==> flow/design.v <==
module mult16_top (
  input         clk,
  input  [15:0] a,
  input  [15:0] b,
  output [31:0] p
);
  reg  [15:0] a_r, b_r;
  reg  [31:0] p_r;
  wire [31:0] o;
  multiplier_16bit u_mul (.a(a_r), .b(b_r), .o(o));
  always @(posedge clk) begin
    a_r <= a;
    b_r <= b;
    p_r <= o;
  end
  assign p = p_r;
endmodule

module ha(input a, b, output sum, cout);
  assign {cout, sum} = a + b;
endmodule
module fa(input a, b, cin, output sum, cout);
  assign {cout, sum} = a + b + cin;
endmodule
module multiplier_16bit(input [15:0] a, b, output [31:0] o);
  wire [254:0] c;
  wire [209:0] s;
  assign o[0] = a[0] & b[0];
  ha ha1(.a(a[1]&b[0]), .b(a[0]&b[1]), .sum(o[1]), .cout(c[0]));
  ha ha2(.a(a[2]&b[0]), .b(a[1]&b[1]), .sum(s[0]), .cout(c[1]));
  ha ha3(.a(a[3]&b[0]), .b(a[2]&b[1]), .sum(s[1]), .cout(c[2]));
  ha ha4(.a(a[4]&b[0]), .b(a[3]&b[1]), .sum(s[2]), .cout(c[3]));
  ha ha5(.a(a[5]&b[0]), .b(a[4]&b[1]), .sum(s[3]), .cout(c[4]));
  ha ha6(.a(a[6]&b[0]), .b(a[5]&b[1]), .sum(s[4]), .cout(c[5]));
  ha ha7(.a(a[7]&b[0]), .b(a[6]&b[1]), .sum(s[5]), .cout(c[6]));
  ha ha8(.a(a[8]&b[0]), .b(a[7]&b[1]), .sum(s[6]), .cout(c[7]));
  ha ha9(.a(a[9]&b[0]), .b(a[8]&b[1]), .sum(s[7]), .cout(c[8]));
  ha ha10(.a(a[10]&b[0]), .b(a[9]&b[1]), .sum(s[8]), .cout(c[9]));
  ha ha11(.a(a[11]&b[0]), .b(a[10]&b[1]), .sum(s[9]), .cout(c[10]));
  ha ha12(.a(a[12]&b[0]), .b(a[11]&b[1]), .sum(s[10]), .cout(c[11]));
  ha ha13(.a(a[13]&b[0]), .b(a[12]&b[1]), .sum(s[11]), .cout(c[12]));
  ha ha14(.a(a[14]&b[0]), .b(a[13]&b[1]), .sum(s[12]), .cout(c[13]));
  ha ha15(.a(a[15]&b[0]), .b(a[14]&b[1]), .sum(s[13]), .cout(c[14]));
  fa fa1(.a(a[0]&b[2]), .b(s[0]), .cin(c[0]), .sum(o[2]), .cout(c[15]));
  fa fa2(.a(a[1]&b[2]), .b(s[1]), .cin(c[1]), .sum(s[14]), .cout(c[16]));
  fa fa3(.a(a[2]&b[2]), .b(s[2]), .cin(c[2]), .sum(s[15]), .cout(c[17]));
  fa fa4(.a(a[3]&b[2]), .b(s[3]), .cin(c[3]), .sum(s[16]), .cout(c[18]));
  fa fa5(.a(a[4]&b[2]), .b(s[4]), .cin(c[4]), .sum(s[17]), .cout(c[19]));
  fa fa6(.a(a[5]&b[2]), .b(s[5]), .cin(c[5]), .sum(s[18]), .cout(c[20]));
  fa fa7(.a(a[6]&b[2]), .b(s[6]), .cin(c[6]), .sum(s[19]), .cout(c[21]));
  fa fa8(.a(a[7]&b[2]), .b(s[7]), .cin(c[7]), .sum(s[20]), .cout(c[22]));
  fa fa9(.a(a[8]&b[2]), .b(s[8]), .cin(c[8]), .sum(s[21]), .cout(c[23]));
  fa fa10(.a(a[9]&b[2]), .b(s[9]), .cin(c[9]), .sum(s[22]), .cout(c[24]));
  fa fa11(.a(a[10]&b[2]), .b(s[10]), .cin(c[10]), .sum(s[23]), .cout(c[25]));
  fa fa12(.a(a[11]&b[2]), .b(s[11]), .cin(c[11]), .sum(s[24]), .cout(c[26]));
  fa fa13(.a(a[12]&b[2]), .b(s[12]), .cin(c[12]), .sum(s[25]), .cout(c[27]));
  fa fa14(.a(a[13]&b[2]), .b(s[13]), .cin(c[13]), .sum(s[26]), .cout(c[28]));
  fa fa15(.a(a[14]&b[2]), .b(a[15]&b[1]), .cin(c[14]), .sum(s[27]), .cout(c[29]));
  fa fa16(.a(a[0]&b[3]), .b(s[14]), .cin(c[15]), .sum(o[3]), .cout(c[30]));
  fa fa17(.a(a[1]&b[3]), .b(s[15]), .cin(c[16]), .sum(s[28]), .cout(c[31]));
  fa fa18(.a(a[2]&b[3]), .b(s[16]), .cin(c[17]), .sum(s[29]), .cout(c[32]));
  fa fa19(.a(a[3]&b[3]), .b(s[17]), .cin(c[18]), .sum(s[30]), .cout(c[33]));
  fa fa20(.a(a[4]&b[3]), .b(s[18]), .cin(c[19]), .sum(s[31]), .cout(c[34]));
  fa fa21(.a(a[5]&b[3]), .b(s[19]), .cin(c[20]), .sum(s[32]), .cout(c[35]));
  fa fa22(.a(a[6]&b[3]), .b(s[20]), .cin(c[21]), .sum(s[33]), .cout(c[36]));
  fa fa23(.a(a[7]&b[3]), .b(s[21]), .cin(c[22]), .sum(s[34]), .cout(c[37]));
  fa fa24(.a(a[8]&b[3]), .b(s[22]), .cin(c[23]), .sum(s[35]), .cout(c[38]));
  fa fa25(.a(a[9]&b[3]), .b(s[23]), .cin(c[24]), .sum(s[36]), .cout(c[39]));
  fa fa26(.a(a[10]&b[3]), .b(s[24]), .cin(c[25]), .sum(s[37]), .cout(c[40]));
  fa fa27(.a(a[11]&b[3]), .b(s[25]), .cin(c[26]), .sum(s[38]), .cout(c[41]));
  fa fa28(.a(a[12]&b[3]), .b(s[26]), .cin(c[27]), .sum(s[39]), .cout(c[42]));
  fa fa29(.a(a[13]&b[3]), .b(s[27]), .cin(c[28]), .sum(s[40]), .cout(c[43]));
  fa fa30(.a(a[14]&b[3]), .b(a[15]&b[2]), .cin(c[29]), .sum(s[41]), .cout(c[44]));
  fa fa31(.a(a[0]&b[4]), .b(s[28]), .cin(c[30]), .sum(o[4]), .cout(c[45]));
  fa fa32(.a(a[1]&b[4]), .b(s[29]), .cin(c[31]), .sum(s[42]), .cout(c[46]));
  fa fa33(.a(a[2]&b[4]), .b(s[30]), .cin(c[32]), .sum(s[43]), .cout(c[47]));
  fa fa34(.a(a[3]&b[4]), .b(s[31]), .cin(c[33]), .sum(s[44]), .cout(c[48]));
  fa fa35(.a(a[4]&b[4]), .b(s[32]), .cin(c[34]), .sum(s[45]), .cout(c[49]));
  fa fa36(.a(a[5]&b[4]), .b(s[33]), .cin(c[35]), .sum(s[46]), .cout(c[50]));
  fa fa37(.a(a[6]&b[4]), .b(s[34]), .cin(c[36]), .sum(s[47]), .cout(c[51]));
  fa fa38(.a(a[7]&b[4]), .b(s[35]), .cin(c[37]), .sum(s[48]), .cout(c[52]));
  fa fa39(.a(a[8]&b[4]), .b(s[36]), .cin(c[38]), .sum(s[49]), .cout(c[53]));
  fa fa40(.a(a[9]&b[4]), .b(s[37]), .cin(c[39]), .sum(s[50]), .cout(c[54]));
  fa fa41(.a(a[10]&b[4]), .b(s[38]), .cin(c[40]), .sum(s[51]), .cout(c[55]));
  fa fa42(.a(a[11]&b[4]), .b(s[39]), .cin(c[41]), .sum(s[52]), .cout(c[56]));
  fa fa43(.a(a[12]&b[4]), .b(s[40]), .cin(c[42]), .sum(s[53]), .cout(c[57]));
  fa fa44(.a(a[13]&b[4]), .b(s[41]), .cin(c[43]), .sum(s[54]), .cout(c[58]));
  fa fa45(.a(a[14]&b[4]), .b(a[15]&b[3]), .cin(c[44]), .sum(s[55]), .cout(c[59]));
  fa fa46(.a(a[0]&b[5]), .b(s[42]), .cin(c[45]), .sum(o[5]), .cout(c[60]));
  fa fa47(.a(a[1]&b[5]), .b(s[43]), .cin(c[46]), .sum(s[56]), .cout(c[61]));
  fa fa48(.a(a[2]&b[5]), .b(s[44]), .cin(c[47]), .sum(s[57]), .cout(c[62]));
  fa fa49(.a(a[3]&b[5]), .b(s[45]), .cin(c[48]), .sum(s[58]), .cout(c[63]));
  fa fa50(.a(a[4]&b[5]), .b(s[46]), .cin(c[49]), .sum(s[59]), .cout(c[64]));
  fa fa51(.a(a[5]&b[5]), .b(s[47]), .cin(c[50]), .sum(s[60]), .cout(c[65]));
  fa fa52(.a(a[6]&b[5]), .b(s[48]), .cin(c[51]), .sum(s[61]), .cout(c[66]));
  fa fa53(.a(a[7]&b[5]), .b(s[49]), .cin(c[52]), .sum(s[62]), .cout(c[67]));
  fa fa54(.a(a[8]&b[5]), .b(s[50]), .cin(c[53]), .sum(s[63]), .cout(c[68]));
  fa fa55(.a(a[9]&b[5]), .b(s[51]), .cin(c[54]), .sum(s[64]), .cout(c[69]));
  fa fa56(.a(a[10]&b[5]), .b(s[52]), .cin(c[55]), .sum(s[65]), .cout(c[70]));
  fa fa57(.a(a[11]&b[5]), .b(s[53]), .cin(c[56]), .sum(s[66]), .cout(c[71]));
  fa fa58(.a(a[12]&b[5]), .b(s[54]), .cin(c[57]), .sum(s[67]), .cout(c[72]));
  fa fa59(.a(a[13]&b[5]), .b(s[55]), .cin(c[58]), .sum(s[68]), .cout(c[73]));
  fa fa60(.a(a[14]&b[5]), .b(a[15]&b[4]), .cin(c[59]), .sum(s[69]), .cout(c[74]));
  fa fa61(.a(a[0]&b[6]), .b(s[56]), .cin(c[60]), .sum(o[6]), .cout(c[75]));
  fa fa62(.a(a[1]&b[6]), .b(s[57]), .cin(c[61]), .sum(s[70]), .cout(c[76]));
  fa fa63(.a(a[2]&b[6]), .b(s[58]), .cin(c[62]), .sum(s[71]), .cout(c[77]));
  fa fa64(.a(a[3]&b[6]), .b(s[59]), .cin(c[63]), .sum(s[72]), .cout(c[78]));
  fa fa65(.a(a[4]&b[6]), .b(s[60]), .cin(c[64]), .sum(s[73]), .cout(c[79]));
  fa fa66(.a(a[5]&b[6]), .b(s[61]), .cin(c[65]), .sum(s[74]), .cout(c[80]));
  fa fa67(.a(a[6]&b[6]), .b(s[62]), .cin(c[66]), .sum(s[75]), .cout(c[81]));
  fa fa68(.a(a[7]&b[6]), .b(s[63]), .cin(c[67]), .sum(s[76]), .cout(c[82]));
  fa fa69(.a(a[8]&b[6]), .b(s[64]), .cin(c[68]), .sum(s[77]), .cout(c[83]));
  fa fa70(.a(a[9]&b[6]), .b(s[65]), .cin(c[69]), .sum(s[78]), .cout(c[84]));
  fa fa71(.a(a[10]&b[6]), .b(s[66]), .cin(c[70]), .sum(s[79]), .cout(c[85]));
  fa fa72(.a(a[11]&b[6]), .b(s[67]), .cin(c[71]), .sum(s[80]), .cout(c[86]));
  fa fa73(.a(a[12]&b[6]), .b(s[68]), .cin(c[72]), .sum(s[81]), .cout(c[87]));
  fa fa74(.a(a[13]&b[6]), .b(s[69]), .cin(c[73]), .sum(s[82]), .cout(c[88]));
  fa fa75(.a(a[14]&b[6]), .b(a[15]&b[5]), .cin(c[74]), .sum(s[83]), .cout(c[89]));
  fa fa76(.a(a[0]&b[7]), .b(s[70]), .cin(c[75]), .sum(o[7]), .cout(c[90]));
  fa fa77(.a(a[1]&b[7]), .b(s[71]), .cin(c[76]), .sum(s[84]), .cout(c[91]));
  fa fa78(.a(a[2]&b[7]), .b(s[72]), .cin(c[77]), .sum(s[85]), .cout(c[92]));
  fa fa79(.a(a[3]&b[7]), .b(s[73]), .cin(c[78]), .sum(s[86]), .cout(c[93]));
  fa fa80(.a(a[4]&b[7]), .b(s[74]), .cin(c[79]), .sum(s[87]), .cout(c[94]));
  fa fa81(.a(a[5]&b[7]), .b(s[75]), .cin(c[80]), .sum(s[88]), .cout(c[95]));
  fa fa82(.a(a[6]&b[7]), .b(s[76]), .cin(c[81]), .sum(s[89]), .cout(c[96]));
  fa fa83(.a(a[7]&b[7]), .b(s[77]), .cin(c[82]), .sum(s[90]), .cout(c[97]));
  fa fa84(.a(a[8]&b[7]), .b(s[78]), .cin(c[83]), .sum(s[91]), .cout(c[98]));
  fa fa85(.a(a[9]&b[7]), .b(s[79]), .cin(c[84]), .sum(s[92]), .cout(c[99]));
  fa fa86(.a(a[10]&b[7]), .b(s[80]), .cin(c[85]), .sum(s[93]), .cout(c[100]));
  fa fa87(.a(a[11]&b[7]), .b(s[81]), .cin(c[86]), .sum(s[94]), .cout(c[101]));
  fa fa88(.a(a[12]&b[7]), .b(s[82]), .cin(c[87]), .sum(s[95]), .cout(c[102]));
  fa fa89(.a(a[13]&b[7]), .b(s[83]), .cin(c[88]), .sum(s[96]), .cout(c[103]));
  fa fa90(.a(a[14]&b[7]), .b(a[15]&b[6]), .cin(c[89]), .sum(s[97]), .cout(c[104]));
  fa fa91(.a(a[0]&b[8]), .b(s[84]), .cin(c[90]), .sum(o[8]), .cout(c[105]));
  fa fa92(.a(a[1]&b[8]), .b(s[85]), .cin(c[91]), .sum(s[98]), .cout(c[106]));
  fa fa93(.a(a[2]&b[8]), .b(s[86]), .cin(c[92]), .sum(s[99]), .cout(c[107]));
  fa fa94(.a(a[3]&b[8]), .b(s[87]), .cin(c[93]), .sum(s[100]), .cout(c[108]));
  fa fa95(.a(a[4]&b[8]), .b(s[88]), .cin(c[94]), .sum(s[101]), .cout(c[109]));
  fa fa96(.a(a[5]&b[8]), .b(s[89]), .cin(c[95]), .sum(s[102]), .cout(c[110]));
  fa fa97(.a(a[6]&b[8]), .b(s[90]), .cin(c[96]), .sum(s[103]), .cout(c[111]));
  fa fa98(.a(a[7]&b[8]), .b(s[91]), .cin(c[97]), .sum(s[104]), .cout(c[112]));
  fa fa99(.a(a[8]&b[8]), .b(s[92]), .cin(c[98]), .sum(s[105]), .cout(c[113]));
  fa fa100(.a(a[9]&b[8]), .b(s[93]), .cin(c[99]), .sum(s[106]), .cout(c[114]));
  fa fa101(.a(a[10]&b[8]), .b(s[94]), .cin(c[100]), .sum(s[107]), .cout(c[115]));
  fa fa102(.a(a[11]&b[8]), .b(s[95]), .cin(c[101]), .sum(s[108]), .cout(c[116]));
  fa fa103(.a(a[12]&b[8]), .b(s[96]), .cin(c[102]), .sum(s[109]), .cout(c[117]));
  fa fa104(.a(a[13]&b[8]), .b(s[97]), .cin(c[103]), .sum(s[110]), .cout(c[118]));
  fa fa105(.a(a[14]&b[8]), .b(a[15]&b[7]), .cin(c[104]), .sum(s[111]), .cout(c[119]));
  fa fa106(.a(a[0]&b[9]), .b(s[98]), .cin(c[105]), .sum(o[9]), .cout(c[120]));
  fa fa107(.a(a[1]&b[9]), .b(s[99]), .cin(c[106]), .sum(s[112]), .cout(c[121]));
  fa fa108(.a(a[2]&b[9]), .b(s[100]), .cin(c[107]), .sum(s[113]), .cout(c[122]));
  fa fa109(.a(a[3]&b[9]), .b(s[101]), .cin(c[108]), .sum(s[114]), .cout(c[123]));
  fa fa110(.a(a[4]&b[9]), .b(s[102]), .cin(c[109]), .sum(s[115]), .cout(c[124]));
  fa fa111(.a(a[5]&b[9]), .b(s[103]), .cin(c[110]), .sum(s[116]), .cout(c[125]));
  fa fa112(.a(a[6]&b[9]), .b(s[104]), .cin(c[111]), .sum(s[117]), .cout(c[126]));
  fa fa113(.a(a[7]&b[9]), .b(s[105]), .cin(c[112]), .sum(s[118]), .cout(c[127]));
  fa fa114(.a(a[8]&b[9]), .b(s[106]), .cin(c[113]), .sum(s[119]), .cout(c[128]));
  fa fa115(.a(a[9]&b[9]), .b(s[107]), .cin(c[114]), .sum(s[120]), .cout(c[129]));
  fa fa116(.a(a[10]&b[9]), .b(s[108]), .cin(c[115]), .sum(s[121]), .cout(c[130]));
  fa fa117(.a(a[11]&b[9]), .b(s[109]), .cin(c[116]), .sum(s[122]), .cout(c[131]));
  fa fa118(.a(a[12]&b[9]), .b(s[110]), .cin(c[117]), .sum(s[123]), .cout(c[132]));
  fa fa119(.a(a[13]&b[9]), .b(s[111]), .cin(c[118]), .sum(s[124]), .cout(c[133]));
  fa fa120(.a(a[14]&b[9]), .b(a[15]&b[8]), .cin(c[119]), .sum(s[125]), .cout(c[134]));
  fa fa121(.a(a[0]&b[10]), .b(s[112]), .cin(c[120]), .sum(o[10]), .cout(c[135]));
  fa fa122(.a(a[1]&b[10]), .b(s[113]), .cin(c[121]), .sum(s[126]), .cout(c[136]));
  fa fa123(.a(a[2]&b[10]), .b(s[114]), .cin(c[122]), .sum(s[127]), .cout(c[137]));
  fa fa124(.a(a[3]&b[10]), .b(s[115]), .cin(c[123]), .sum(s[128]), .cout(c[138]));
  fa fa125(.a(a[4]&b[10]), .b(s[116]), .cin(c[124]), .sum(s[129]), .cout(c[139]));
  fa fa126(.a(a[5]&b[10]), .b(s[117]), .cin(c[125]), .sum(s[130]), .cout(c[140]));
  fa fa127(.a(a[6]&b[10]), .b(s[118]), .cin(c[126]), .sum(s[131]), .cout(c[141]));
  fa fa128(.a(a[7]&b[10]), .b(s[119]), .cin(c[127]), .sum(s[132]), .cout(c[142]));
  fa fa129(.a(a[8]&b[10]), .b(s[120]), .cin(c[128]), .sum(s[133]), .cout(c[143]));
  fa fa130(.a(a[9]&b[10]), .b(s[121]), .cin(c[129]), .sum(s[134]), .cout(c[144]));
  fa fa131(.a(a[10]&b[10]), .b(s[122]), .cin(c[130]), .sum(s[135]), .cout(c[145]));
  fa fa132(.a(a[11]&b[10]), .b(s[123]), .cin(c[131]), .sum(s[136]), .cout(c[146]));
  fa fa133(.a(a[12]&b[10]), .b(s[124]), .cin(c[132]), .sum(s[137]), .cout(c[147]));
  fa fa134(.a(a[13]&b[10]), .b(s[125]), .cin(c[133]), .sum(s[138]), .cout(c[148]));
  fa fa135(.a(a[14]&b[10]), .b(a[15]&b[9]), .cin(c[134]), .sum(s[139]), .cout(c[149]));
  fa fa136(.a(a[0]&b[11]), .b(s[126]), .cin(c[135]), .sum(o[11]), .cout(c[150]));
  fa fa137(.a(a[1]&b[11]), .b(s[127]), .cin(c[136]), .sum(s[140]), .cout(c[151]));
  fa fa138(.a(a[2]&b[11]), .b(s[128]), .cin(c[137]), .sum(s[141]), .cout(c[152]));
  fa fa139(.a(a[3]&b[11]), .b(s[129]), .cin(c[138]), .sum(s[142]), .cout(c[153]));
  fa fa140(.a(a[4]&b[11]), .b(s[130]), .cin(c[139]), .sum(s[143]), .cout(c[154]));
  fa fa141(.a(a[5]&b[11]), .b(s[131]), .cin(c[140]), .sum(s[144]), .cout(c[155]));
  fa fa142(.a(a[6]&b[11]), .b(s[132]), .cin(c[141]), .sum(s[145]), .cout(c[156]));
  fa fa143(.a(a[7]&b[11]), .b(s[133]), .cin(c[142]), .sum(s[146]), .cout(c[157]));
  fa fa144(.a(a[8]&b[11]), .b(s[134]), .cin(c[143]), .sum(s[147]), .cout(c[158]));
  fa fa145(.a(a[9]&b[11]), .b(s[135]), .cin(c[144]), .sum(s[148]), .cout(c[159]));
  fa fa146(.a(a[10]&b[11]), .b(s[136]), .cin(c[145]), .sum(s[149]), .cout(c[160]));
  fa fa147(.a(a[11]&b[11]), .b(s[137]), .cin(c[146]), .sum(s[150]), .cout(c[161]));
  fa fa148(.a(a[12]&b[11]), .b(s[138]), .cin(c[147]), .sum(s[151]), .cout(c[162]));
  fa fa149(.a(a[13]&b[11]), .b(s[139]), .cin(c[148]), .sum(s[152]), .cout(c[163]));
  fa fa150(.a(a[14]&b[11]), .b(a[15]&b[10]), .cin(c[149]), .sum(s[153]), .cout(c[164]));
  fa fa151(.a(a[0]&b[12]), .b(s[140]), .cin(c[150]), .sum(o[12]), .cout(c[165]));
  fa fa152(.a(a[1]&b[12]), .b(s[141]), .cin(c[151]), .sum(s[154]), .cout(c[166]));
  fa fa153(.a(a[2]&b[12]), .b(s[142]), .cin(c[152]), .sum(s[155]), .cout(c[167]));
  fa fa154(.a(a[3]&b[12]), .b(s[143]), .cin(c[153]), .sum(s[156]), .cout(c[168]));
  fa fa155(.a(a[4]&b[12]), .b(s[144]), .cin(c[154]), .sum(s[157]), .cout(c[169]));
  fa fa156(.a(a[5]&b[12]), .b(s[145]), .cin(c[155]), .sum(s[158]), .cout(c[170]));
  fa fa157(.a(a[6]&b[12]), .b(s[146]), .cin(c[156]), .sum(s[159]), .cout(c[171]));
  fa fa158(.a(a[7]&b[12]), .b(s[147]), .cin(c[157]), .sum(s[160]), .cout(c[172]));
  fa fa159(.a(a[8]&b[12]), .b(s[148]), .cin(c[158]), .sum(s[161]), .cout(c[173]));
  fa fa160(.a(a[9]&b[12]), .b(s[149]), .cin(c[159]), .sum(s[162]), .cout(c[174]));
  fa fa161(.a(a[10]&b[12]), .b(s[150]), .cin(c[160]), .sum(s[163]), .cout(c[175]));
  fa fa162(.a(a[11]&b[12]), .b(s[151]), .cin(c[161]), .sum(s[164]), .cout(c[176]));
  fa fa163(.a(a[12]&b[12]), .b(s[152]), .cin(c[162]), .sum(s[165]), .cout(c[177]));
  fa fa164(.a(a[13]&b[12]), .b(s[153]), .cin(c[163]), .sum(s[166]), .cout(c[178]));
  fa fa165(.a(a[14]&b[12]), .b(a[15]&b[11]), .cin(c[164]), .sum(s[167]), .cout(c[179]));
  fa fa166(.a(a[0]&b[13]), .b(s[154]), .cin(c[165]), .sum(o[13]), .cout(c[180]));
  fa fa167(.a(a[1]&b[13]), .b(s[155]), .cin(c[166]), .sum(s[168]), .cout(c[181]));
  fa fa168(.a(a[2]&b[13]), .b(s[156]), .cin(c[167]), .sum(s[169]), .cout(c[182]));
  fa fa169(.a(a[3]&b[13]), .b(s[157]), .cin(c[168]), .sum(s[170]), .cout(c[183]));
  fa fa170(.a(a[4]&b[13]), .b(s[158]), .cin(c[169]), .sum(s[171]), .cout(c[184]));
  fa fa171(.a(a[5]&b[13]), .b(s[159]), .cin(c[170]), .sum(s[172]), .cout(c[185]));
  fa fa172(.a(a[6]&b[13]), .b(s[160]), .cin(c[171]), .sum(s[173]), .cout(c[186]));
  fa fa173(.a(a[7]&b[13]), .b(s[161]), .cin(c[172]), .sum(s[174]), .cout(c[187]));
  fa fa174(.a(a[8]&b[13]), .b(s[162]), .cin(c[173]), .sum(s[175]), .cout(c[188]));
  fa fa175(.a(a[9]&b[13]), .b(s[163]), .cin(c[174]), .sum(s[176]), .cout(c[189]));
  fa fa176(.a(a[10]&b[13]), .b(s[164]), .cin(c[175]), .sum(s[177]), .cout(c[190]));
  fa fa177(.a(a[11]&b[13]), .b(s[165]), .cin(c[176]), .sum(s[178]), .cout(c[191]));
  fa fa178(.a(a[12]&b[13]), .b(s[166]), .cin(c[177]), .sum(s[179]), .cout(c[192]));
  fa fa179(.a(a[13]&b[13]), .b(s[167]), .cin(c[178]), .sum(s[180]), .cout(c[193]));
  fa fa180(.a(a[14]&b[13]), .b(a[15]&b[12]), .cin(c[179]), .sum(s[181]), .cout(c[194]));
  fa fa181(.a(a[0]&b[14]), .b(s[168]), .cin(c[180]), .sum(o[14]), .cout(c[195]));
  fa fa182(.a(a[1]&b[14]), .b(s[169]), .cin(c[181]), .sum(s[182]), .cout(c[196]));
  fa fa183(.a(a[2]&b[14]), .b(s[170]), .cin(c[182]), .sum(s[183]), .cout(c[197]));
  fa fa184(.a(a[3]&b[14]), .b(s[171]), .cin(c[183]), .sum(s[184]), .cout(c[198]));
  fa fa185(.a(a[4]&b[14]), .b(s[172]), .cin(c[184]), .sum(s[185]), .cout(c[199]));
  fa fa186(.a(a[5]&b[14]), .b(s[173]), .cin(c[185]), .sum(s[186]), .cout(c[200]));
  fa fa187(.a(a[6]&b[14]), .b(s[174]), .cin(c[186]), .sum(s[187]), .cout(c[201]));
  fa fa188(.a(a[7]&b[14]), .b(s[175]), .cin(c[187]), .sum(s[188]), .cout(c[202]));
  fa fa189(.a(a[8]&b[14]), .b(s[176]), .cin(c[188]), .sum(s[189]), .cout(c[203]));
  fa fa190(.a(a[9]&b[14]), .b(s[177]), .cin(c[189]), .sum(s[190]), .cout(c[204]));
  fa fa191(.a(a[10]&b[14]), .b(s[178]), .cin(c[190]), .sum(s[191]), .cout(c[205]));
  fa fa192(.a(a[11]&b[14]), .b(s[179]), .cin(c[191]), .sum(s[192]), .cout(c[206]));
  fa fa193(.a(a[12]&b[14]), .b(s[180]), .cin(c[192]), .sum(s[193]), .cout(c[207]));
  fa fa194(.a(a[13]&b[14]), .b(s[181]), .cin(c[193]), .sum(s[194]), .cout(c[208]));
  fa fa195(.a(a[14]&b[14]), .b(a[15]&b[13]), .cin(c[194]), .sum(s[195]), .cout(c[209]));
  fa fa196(.a(a[0]&b[15]), .b(s[182]), .cin(c[195]), .sum(o[15]), .cout(c[210]));
  fa fa197(.a(a[1]&b[15]), .b(s[183]), .cin(c[196]), .sum(s[196]), .cout(c[211]));
  fa fa198(.a(a[2]&b[15]), .b(s[184]), .cin(c[197]), .sum(s[197]), .cout(c[212]));
  fa fa199(.a(a[3]&b[15]), .b(s[185]), .cin(c[198]), .sum(s[198]), .cout(c[213]));
  fa fa200(.a(a[4]&b[15]), .b(s[186]), .cin(c[199]), .sum(s[199]), .cout(c[214]));
  fa fa201(.a(a[5]&b[15]), .b(s[187]), .cin(c[200]), .sum(s[200]), .cout(c[215]));
  fa fa202(.a(a[6]&b[15]), .b(s[188]), .cin(c[201]), .sum(s[201]), .cout(c[216]));
  fa fa203(.a(a[7]&b[15]), .b(s[189]), .cin(c[202]), .sum(s[202]), .cout(c[217]));
  fa fa204(.a(a[8]&b[15]), .b(s[190]), .cin(c[203]), .sum(s[203]), .cout(c[218]));
  fa fa205(.a(a[9]&b[15]), .b(s[191]), .cin(c[204]), .sum(s[204]), .cout(c[219]));
  fa fa206(.a(a[10]&b[15]), .b(s[192]), .cin(c[205]), .sum(s[205]), .cout(c[220]));
  fa fa207(.a(a[11]&b[15]), .b(s[193]), .cin(c[206]), .sum(s[206]), .cout(c[221]));
  fa fa208(.a(a[12]&b[15]), .b(s[194]), .cin(c[207]), .sum(s[207]), .cout(c[222]));
  fa fa209(.a(a[13]&b[15]), .b(s[195]), .cin(c[208]), .sum(s[208]), .cout(c[223]));
  fa fa210(.a(a[14]&b[15]), .b(a[15]&b[14]), .cin(c[209]), .sum(s[209]), .cout(c[224]));
  ha ha16(.a(c[210]), .b(s[196]), .sum(o[16]), .cout(c[225]));
  fa fa211(.a(c[211]), .b(s[197]), .cin(c[225]), .sum(o[17]), .cout(c[226]));
  fa fa212(.a(c[212]), .b(s[198]), .cin(c[226]), .sum(o[18]), .cout(c[227]));
  fa fa213(.a(c[213]), .b(s[199]), .cin(c[227]), .sum(o[19]), .cout(c[228]));
  fa fa214(.a(c[214]), .b(s[200]), .cin(c[228]), .sum(o[20]), .cout(c[229]));
  fa fa215(.a(c[215]), .b(s[201]), .cin(c[229]), .sum(o[21]), .cout(c[230]));
  fa fa216(.a(c[216]), .b(s[202]), .cin(c[230]), .sum(o[22]), .cout(c[231]));
  fa fa217(.a(c[217]), .b(s[203]), .cin(c[231]), .sum(o[23]), .cout(c[232]));
  fa fa218(.a(c[218]), .b(s[204]), .cin(c[232]), .sum(o[24]), .cout(c[233]));
  fa fa219(.a(c[219]), .b(s[205]), .cin(c[233]), .sum(o[25]), .cout(c[234]));
  fa fa220(.a(c[220]), .b(s[206]), .cin(c[234]), .sum(o[26]), .cout(c[235]));
  fa fa221(.a(c[221]), .b(s[207]), .cin(c[235]), .sum(o[27]), .cout(c[236]));
  fa fa222(.a(c[222]), .b(s[208]), .cin(c[236]), .sum(o[28]), .cout(c[237]));
  fa fa223(.a(c[223]), .b(s[209]), .cin(c[237]), .sum(o[29]), .cout(c[238]));
  fa fa224(.a(c[224]), .b(a[15]&b[15]), .cin(c[238]), .sum(o[30]), .cout(o[31]));
endmodule
* Reports on mult16_top
The steps from the RTL of mult16_top to its reports follow in flow order. Lines are those of the file above, counted from 1. Operators: Yosys type, input widths -> output width; for muxes data width and select width s. The mark n/a stands for no value.
Inputs: design top mult16_top, clock clk, cell library sky130hd, timing corner tt_025C_1v80

* Elaborated design
Yosys after proc, flatten, opt, wreduce and memory -nomap, before mapping. Enables and synchronous resets that opt folds into registers are not counted as muxes. Memory bits, and registers merged into a memory's read port (data or address), are not among the register bits. Print and check cells are not counted. Equal cells are merged and count once.
Storage and ports: register bits after elaboration 64, bits of input ports 33, output and inout port bits 32, cells after elaboration 723
Operators by class: $add $sub $neg 464, bitwise gates (word level) 256
Operators by type and width (count):
- $add 1x1->2 | 240
- $add 2x1->2 | 224
- $and 1x1->1 | 256

* Longest topological paths
Longest topological path by Yosys (ltp), each cell counted once; first at word level (registers and memories cut), then after technology mapping (sequential cells cut; the memories' decode and read muxes count).
Depth: depth in word-level cells 45, ABC_AREA 0, gate-level depth with buffers 38, depth with buffers taken out 37

* Netlist
The flow's flattened synthesis, as Yosys stat reports it; memories are mapped. The netlist is that of the ABC_AREA named above (0 if unset); the other value can give another one.
Mapped netlist: standard cells after synthesis 674, synthesis area 7706.1 um^2, sequential area 1281.2 um^2, flip-flop cells 64, buffers 43
Cell types:
- sky130_fd_sc_hd__fa_1 | count 224, total area 4.48E+03 um^2
- sky130_fd_sc_hd__dfxtp_1 | count 64, total area 1.28E+03 um^2
- sky130_fd_sc_hd__nand2_1 | count 218, total area 818.285 um^2
- sky130_fd_sc_hd__buf_6 | count 29, total area 326.563 um^2
- sky130_fd_sc_hd__inv_1 | count 71, total area 266.506 um^2
- sky130_fd_sc_hd__ha_1 | count 16, total area 200.192 um^2
- sky130_fd_sc_hd__and2_1 | count 27, total area 168.912 um^2
- sky130_fd_sc_hd__and2_2 | count 11, total area 82.579 um^2
- sky130_fd_sc_hd__buf_2 | count 11, total area 55.053 um^2
- sky130_fd_sc_hd__buf_4 | count 3, total area 22.522 um^2
The figures by module come from a second, unflattened synthesis with its own total; it is not the netlist above.
Unflattened totals: cell total of the unflattened synthesis 592, area (unflattened synthesis) 7856.3 um^2
Each row is one instance without its submodules.
Modules:
- fa | times used 224, cells 1, area 20.0 um^2, sequential area 0.0 um^2
- multiplier_16bit | times used 1, cells 288, area 1890.6 um^2, sequential area 0.0 um^2
- mult16_top | times used 1, cells 64, area 1281.2 um^2, sequential area 1281.2 um^2
- ha | times used 16, cells 1, area 12.5 um^2, sequential area 0.0 um^2

* Worst setup path after synthesis
OpenSTA on the mapped netlist: ideal clock, no wires. The path of least setup slack (recovery checks aside). Input and output delay are each 20% of the period. Register names are those of the netlist, which keeps one name where synthesis merged equal registers.
Path after synthesis: path type reg-to-reg, from register b_r[0], to register p_r[30], period 15000 ps, setup time 131 ps, launch time at the first pin 0 ps, arrival time 13408 ps, data required time 14869 ps, path slack 1461 ps, path delay 13539 ps, stages 37, buffers on the path 1, synthesis period reached 13539 ps
"path delay" is the arrival time less input delay plus setup time. "stages": output pins that drive a net of the path, with the launching flip-flop's if there is one; two outputs of one cell count as two. "synthesis period reached" = period - worst setup slack (recovery checks aside). The figure is calculated, with input and output delays left at 20% of the set period. Between the ends stands the longest chain of elaborated cells between them, by number of cells; it is not shown to be the way that was timed. Of several equally long chains one is given. Each line given opens the expression or statement behind the cell; cells for indexed reads and writes are added by Yosys, which also makes memories of some case tables.
On the way, after synthesis: path through sky130_fd_sc_hd__dfxtp_1 > sky130_fd_sc_hd__buf_6 > sky130_fd_sc_hd__and2_1 > sky130_fd_sc_hd__ha_1 > sky130_fd_sc_hd__fa_1 > sky130_fd_sc_hd__inv_1 > sky130_fd_sc_hd__fa_1 > sky130_fd_sc_hd__fa_1 > sky130_fd_sc_hd__fa_1 > sky130_fd_sc_hd__fa_1 > sky130_fd_sc_hd__fa_1 > sky130_fd_sc_hd__fa_1 > sky130_fd_sc_hd__fa_1 > sky130_fd_sc_hd__fa_1 > sky130_fd_sc_hd__fa_1 > sky130_fd_sc_hd__fa_1 > sky130_fd_sc_hd__fa_1 > sky130_fd_sc_hd__fa_1 > sky130_fd_sc_hd__inv_1 > sky130_fd_sc_hd__fa_1 > sky130_fd_sc_hd__ha_1 > sky130_fd_sc_hd__fa_1 > sky130_fd_sc_hd__fa_1 > sky130_fd_sc_hd__fa_1 > sky130_fd_sc_hd__fa_1 > sky130_fd_sc_hd__fa_1 > sky130_fd_sc_hd__fa_1 > sky130_fd_sc_hd__fa_1 > sky130_fd_sc_hd__fa_1 > sky130_fd_sc_hd__fa_1 > sky130_fd_sc_hd__fa_1 > sky130_fd_sc_hd__fa_1 > sky130_fd_sc_hd__inv_1 > sky130_fd_sc_hd__fa_1 > sky130_fd_sc_hd__fa_1 > sky130_fd_sc_hd__inv_1 > sky130_fd_sc_hd__fa_1, length of the longest elaborated chain 45, elaborated cells between the ends (all ways) 465, RTL lines with such cells 17, classes of those cells add/sub: 450; logic: 15
Ends and longest elaborated chain, after synthesis:
- start: declaration | line 7 | reg  [15:0] a_r, b_r;
- start: assignment | line 13 | b_r <= b;
- $and 1x1->1 | line 43 | ha ha15(.a(a[15]&b[0]), .b(a[14]&b[1]), .sum(s[13]), .cout(c[14]));
- $add 1x1->2 | line 20 | assign {cout, sum} = a + b;
- $add 1x1->2 | line 23 | assign {cout, sum} = a + b + cin;
- $add 2x1->2 | line 23
- $add 1x1->2 | line 23
- $add 2x1->2 | line 23
- $add 1x1->2 | line 23
- [... 18 more ...]
- $add 2x1->2 | line 23
- $add 1x1->2 | line 23
- $add 2x1->2 | line 23
- $add 1x1->2 | line 23
- $add 2x1->2 | line 23
- $add 1x1->2 | line 20
- $add 2x1->2 x14 | line 23
- end: assignment | line 14 | p_r <= o;
- end: declaration | line 8 | reg  [31:0] p_r;

* Timing after layout
Path of least setup slack in the final report of run 1 (OpenROAD, finished layout, wires in). Where an end is a register, its clock arrival counts in the times. The path's times are printed in steps of 10 ps; the period is the one set.
Path post-layout: path type reg-to-reg, from register b_r[1], to register p_r[30], period 15000 ps, setup time 120 ps, launch time at the first pin 360 ps, arrival time 13010 ps, data required time 15240 ps, path slack 2230 ps, stages 36, buffers on the path 0
Between the ends stands the longest chain of elaborated cells between them, by number of cells; it is not shown to be the way that was timed. Of several equally long chains one is given.
On the way, post-layout: path through sky130_fd_sc_hd__dfxtp_4 > sky130_fd_sc_hd__and2_2 > sky130_fd_sc_hd__ha_1 > sky130_fd_sc_hd__inv_1 > sky130_fd_sc_hd__fa_1 > sky130_fd_sc_hd__fa_2 > sky130_fd_sc_hd__fa_2 > sky130_fd_sc_hd__fa_2 > sky130_fd_sc_hd__fa_2 > sky130_fd_sc_hd__fa_2 > sky130_fd_sc_hd__fa_2 > sky130_fd_sc_hd__fa_2 > sky130_fd_sc_hd__fa_1 > sky130_fd_sc_hd__fa_1 > sky130_fd_sc_hd__fa_1 > sky130_fd_sc_hd__fa_1 > sky130_fd_sc_hd__fa_1 > sky130_fd_sc_hd__inv_1 > sky130_fd_sc_hd__fa_1 > sky130_fd_sc_hd__ha_2 > sky130_fd_sc_hd__fa_2 > sky130_fd_sc_hd__fa_2 > sky130_fd_sc_hd__fa_2 > sky130_fd_sc_hd__fa_2 > sky130_fd_sc_hd__fa_2 > sky130_fd_sc_hd__fa_2 > sky130_fd_sc_hd__fa_2 > sky130_fd_sc_hd__fa_2 > sky130_fd_sc_hd__fa_2 > sky130_fd_sc_hd__fa_2 > sky130_fd_sc_hd__fa_2 > sky130_fd_sc_hd__inv_2 > sky130_fd_sc_hd__fa_2 > sky130_fd_sc_hd__fa_2 > sky130_fd_sc_hd__inv_2 > sky130_fd_sc_hd__fa_1, length of the longest elaborated chain 45, elaborated cells between the ends (all ways) 467, RTL lines with such cells 18, classes of those cells add/sub: 451; logic: 16
Ends and longest elaborated chain, post-layout:
- start: declaration | line 7 | reg  [15:0] a_r, b_r;
- start: assignment | line 13 | b_r <= b;
- $and 1x1->1 | line 43 | ha ha15(.a(a[15]&b[0]), .b(a[14]&b[1]), .sum(s[13]), .cout(c[14]));
- $add 1x1->2 | line 20 | assign {cout, sum} = a + b;
- $add 1x1->2 | line 23 | assign {cout, sum} = a + b + cin;
- $add 2x1->2 | line 23
- $add 1x1->2 | line 23
- $add 2x1->2 | line 23
- $add 1x1->2 | line 23
- [... 18 more ...]
- $add 2x1->2 | line 23
- $add 1x1->2 | line 23
- $add 2x1->2 | line 23
- $add 1x1->2 | line 23
- $add 2x1->2 | line 23
- $add 1x1->2 | line 20
- $add 2x1->2 x14 | line 23
- end: assignment | line 14 | p_r <= o;
- end: declaration | line 8 | reg  [31:0] p_r;

Settings and measured results of 4 stored flow runs for module mult16_top (sky130hd), not sorted in any way. The constraints put input and output delay at 20% of the set period each and load the outputs with 0.01 pF.
By "achieved clock period" is meant the clock period of the run minus its worst setup slack. This is arithmetic on one report: input and output delays are still those of the set period (20% each).
By "worst setup path time" is meant the share of the clock period that the worst setup path is allowed (20% is reserved at inputs, 20% at outputs), minus its slack. Clock arrival times at its registers enter into it.
"worst setup path time" is given in steps of 10 ps.
[run 1] settings: CAP_MARGIN=40, CELL_PAD_IN_SITES_DETAIL_PLACEMENT=2, CELL_PAD_IN_SITES_GLOBAL_PLACEMENT=1, CORE_ASPECT_RATIO=0.72, CORE_UTILIZATION=30, MAX_ROUTING_LAYER=met5, MIN_ROUTING_LAYER=met2, PLACE_DENSITY_LB_ADDON=0.26, SETUP_SLACK_MARGIN=4.21, TNS_END_PERCENT=35, period_ns=15.0, CORE_MARGIN=2, SLEW_MARGIN=20
[run 1] result: chip area after synthesis (Yosys) 7706.1 um^2, die area 27002.2 um^2, standard-cell area of the final layout 8874.8 um^2, utilization 35.4 %, worst setup slack after layout 2227 ps, total negative slack 0 ps, worst hold slack 817 ps, achieved clock period 12773 ps, worst setup path time 12770 ps, worst setup path kind reg-to-reg
[run 2] settings: CORE_ASPECT_RATIO=0.66, CORE_UTILIZATION=60, CTS_CLUSTER_DIAMETER=273, GPL_ROUTABILITY_DRIVEN=1, GPL_TIMING_DRIVEN=0, MAX_ROUTING_LAYER=met5, MIN_ROUTING_LAYER=met1, PLACE_DENSITY=0.42, SETUP_SLACK_MARGIN=4.74, SLEW_MARGIN=40, period_ns=23.6, CAP_MARGIN=20, CORE_MARGIN=2
[run 2] result: chip area after synthesis (Yosys) 7706.1 um^2, die area 13786.0 um^2, standard-cell area of the final layout 8827.2 um^2, utilization 70.8 %, worst setup slack after layout 9637 ps, total negative slack 0 ps, worst hold slack 598 ps, achieved clock period 13963 ps, worst setup path time 13960 ps, worst setup path kind reg-to-reg
[run 3] settings: ABC_AREA=1, CAP_MARGIN=40, CELL_PAD_IN_SITES_DETAIL_PLACEMENT=0, CORE_ASPECT_RATIO=1.44, CORE_UTILIZATION=59, HOLD_SLACK_MARGIN=0.13, MAX_ROUTING_LAYER=met5, SETUP_SLACK_MARGIN=2.14, period_ns=7.91, CORE_MARGIN=2, SLEW_MARGIN=20
[run 3] result: chip area after synthesis (Yosys) 8022.7 um^2, die area 14562.1 um^2, standard-cell area of the final layout 9150.0 um^2, utilization 68.3 %, worst setup slack after layout -4570 ps, total negative slack -40581 ps, worst hold slack 479 ps, achieved clock period 12480 ps, worst setup path time 12480 ps, worst setup path kind reg-to-reg
[run 4] settings: ABC_AREA=1, CELL_PAD_IN_SITES_GLOBAL_PLACEMENT=3, CORE_ASPECT_RATIO=0.85, CTS_CLUSTER_DIAMETER=54, GPL_TIMING_DRIVEN=0, MAX_ROUTING_LAYER=met4, PLACE_DENSITY=0.54, period_ns=11.4, CAP_MARGIN=20, CORE_MARGIN=2, CORE_UTILIZATION=40, SLEW_MARGIN=20
[run 4] result: chip area after synthesis (Yosys) 8022.7 um^2, die area 21209.6 um^2, standard-cell area of the final layout 9420.3 um^2, utilization 48.1 %, worst setup slack after layout -1150 ps, total negative slack -4184 ps, worst hold slack 565 ps, achieved clock period 12550 ps, worst setup path time 12550 ps, worst setup path kind reg-to-reg
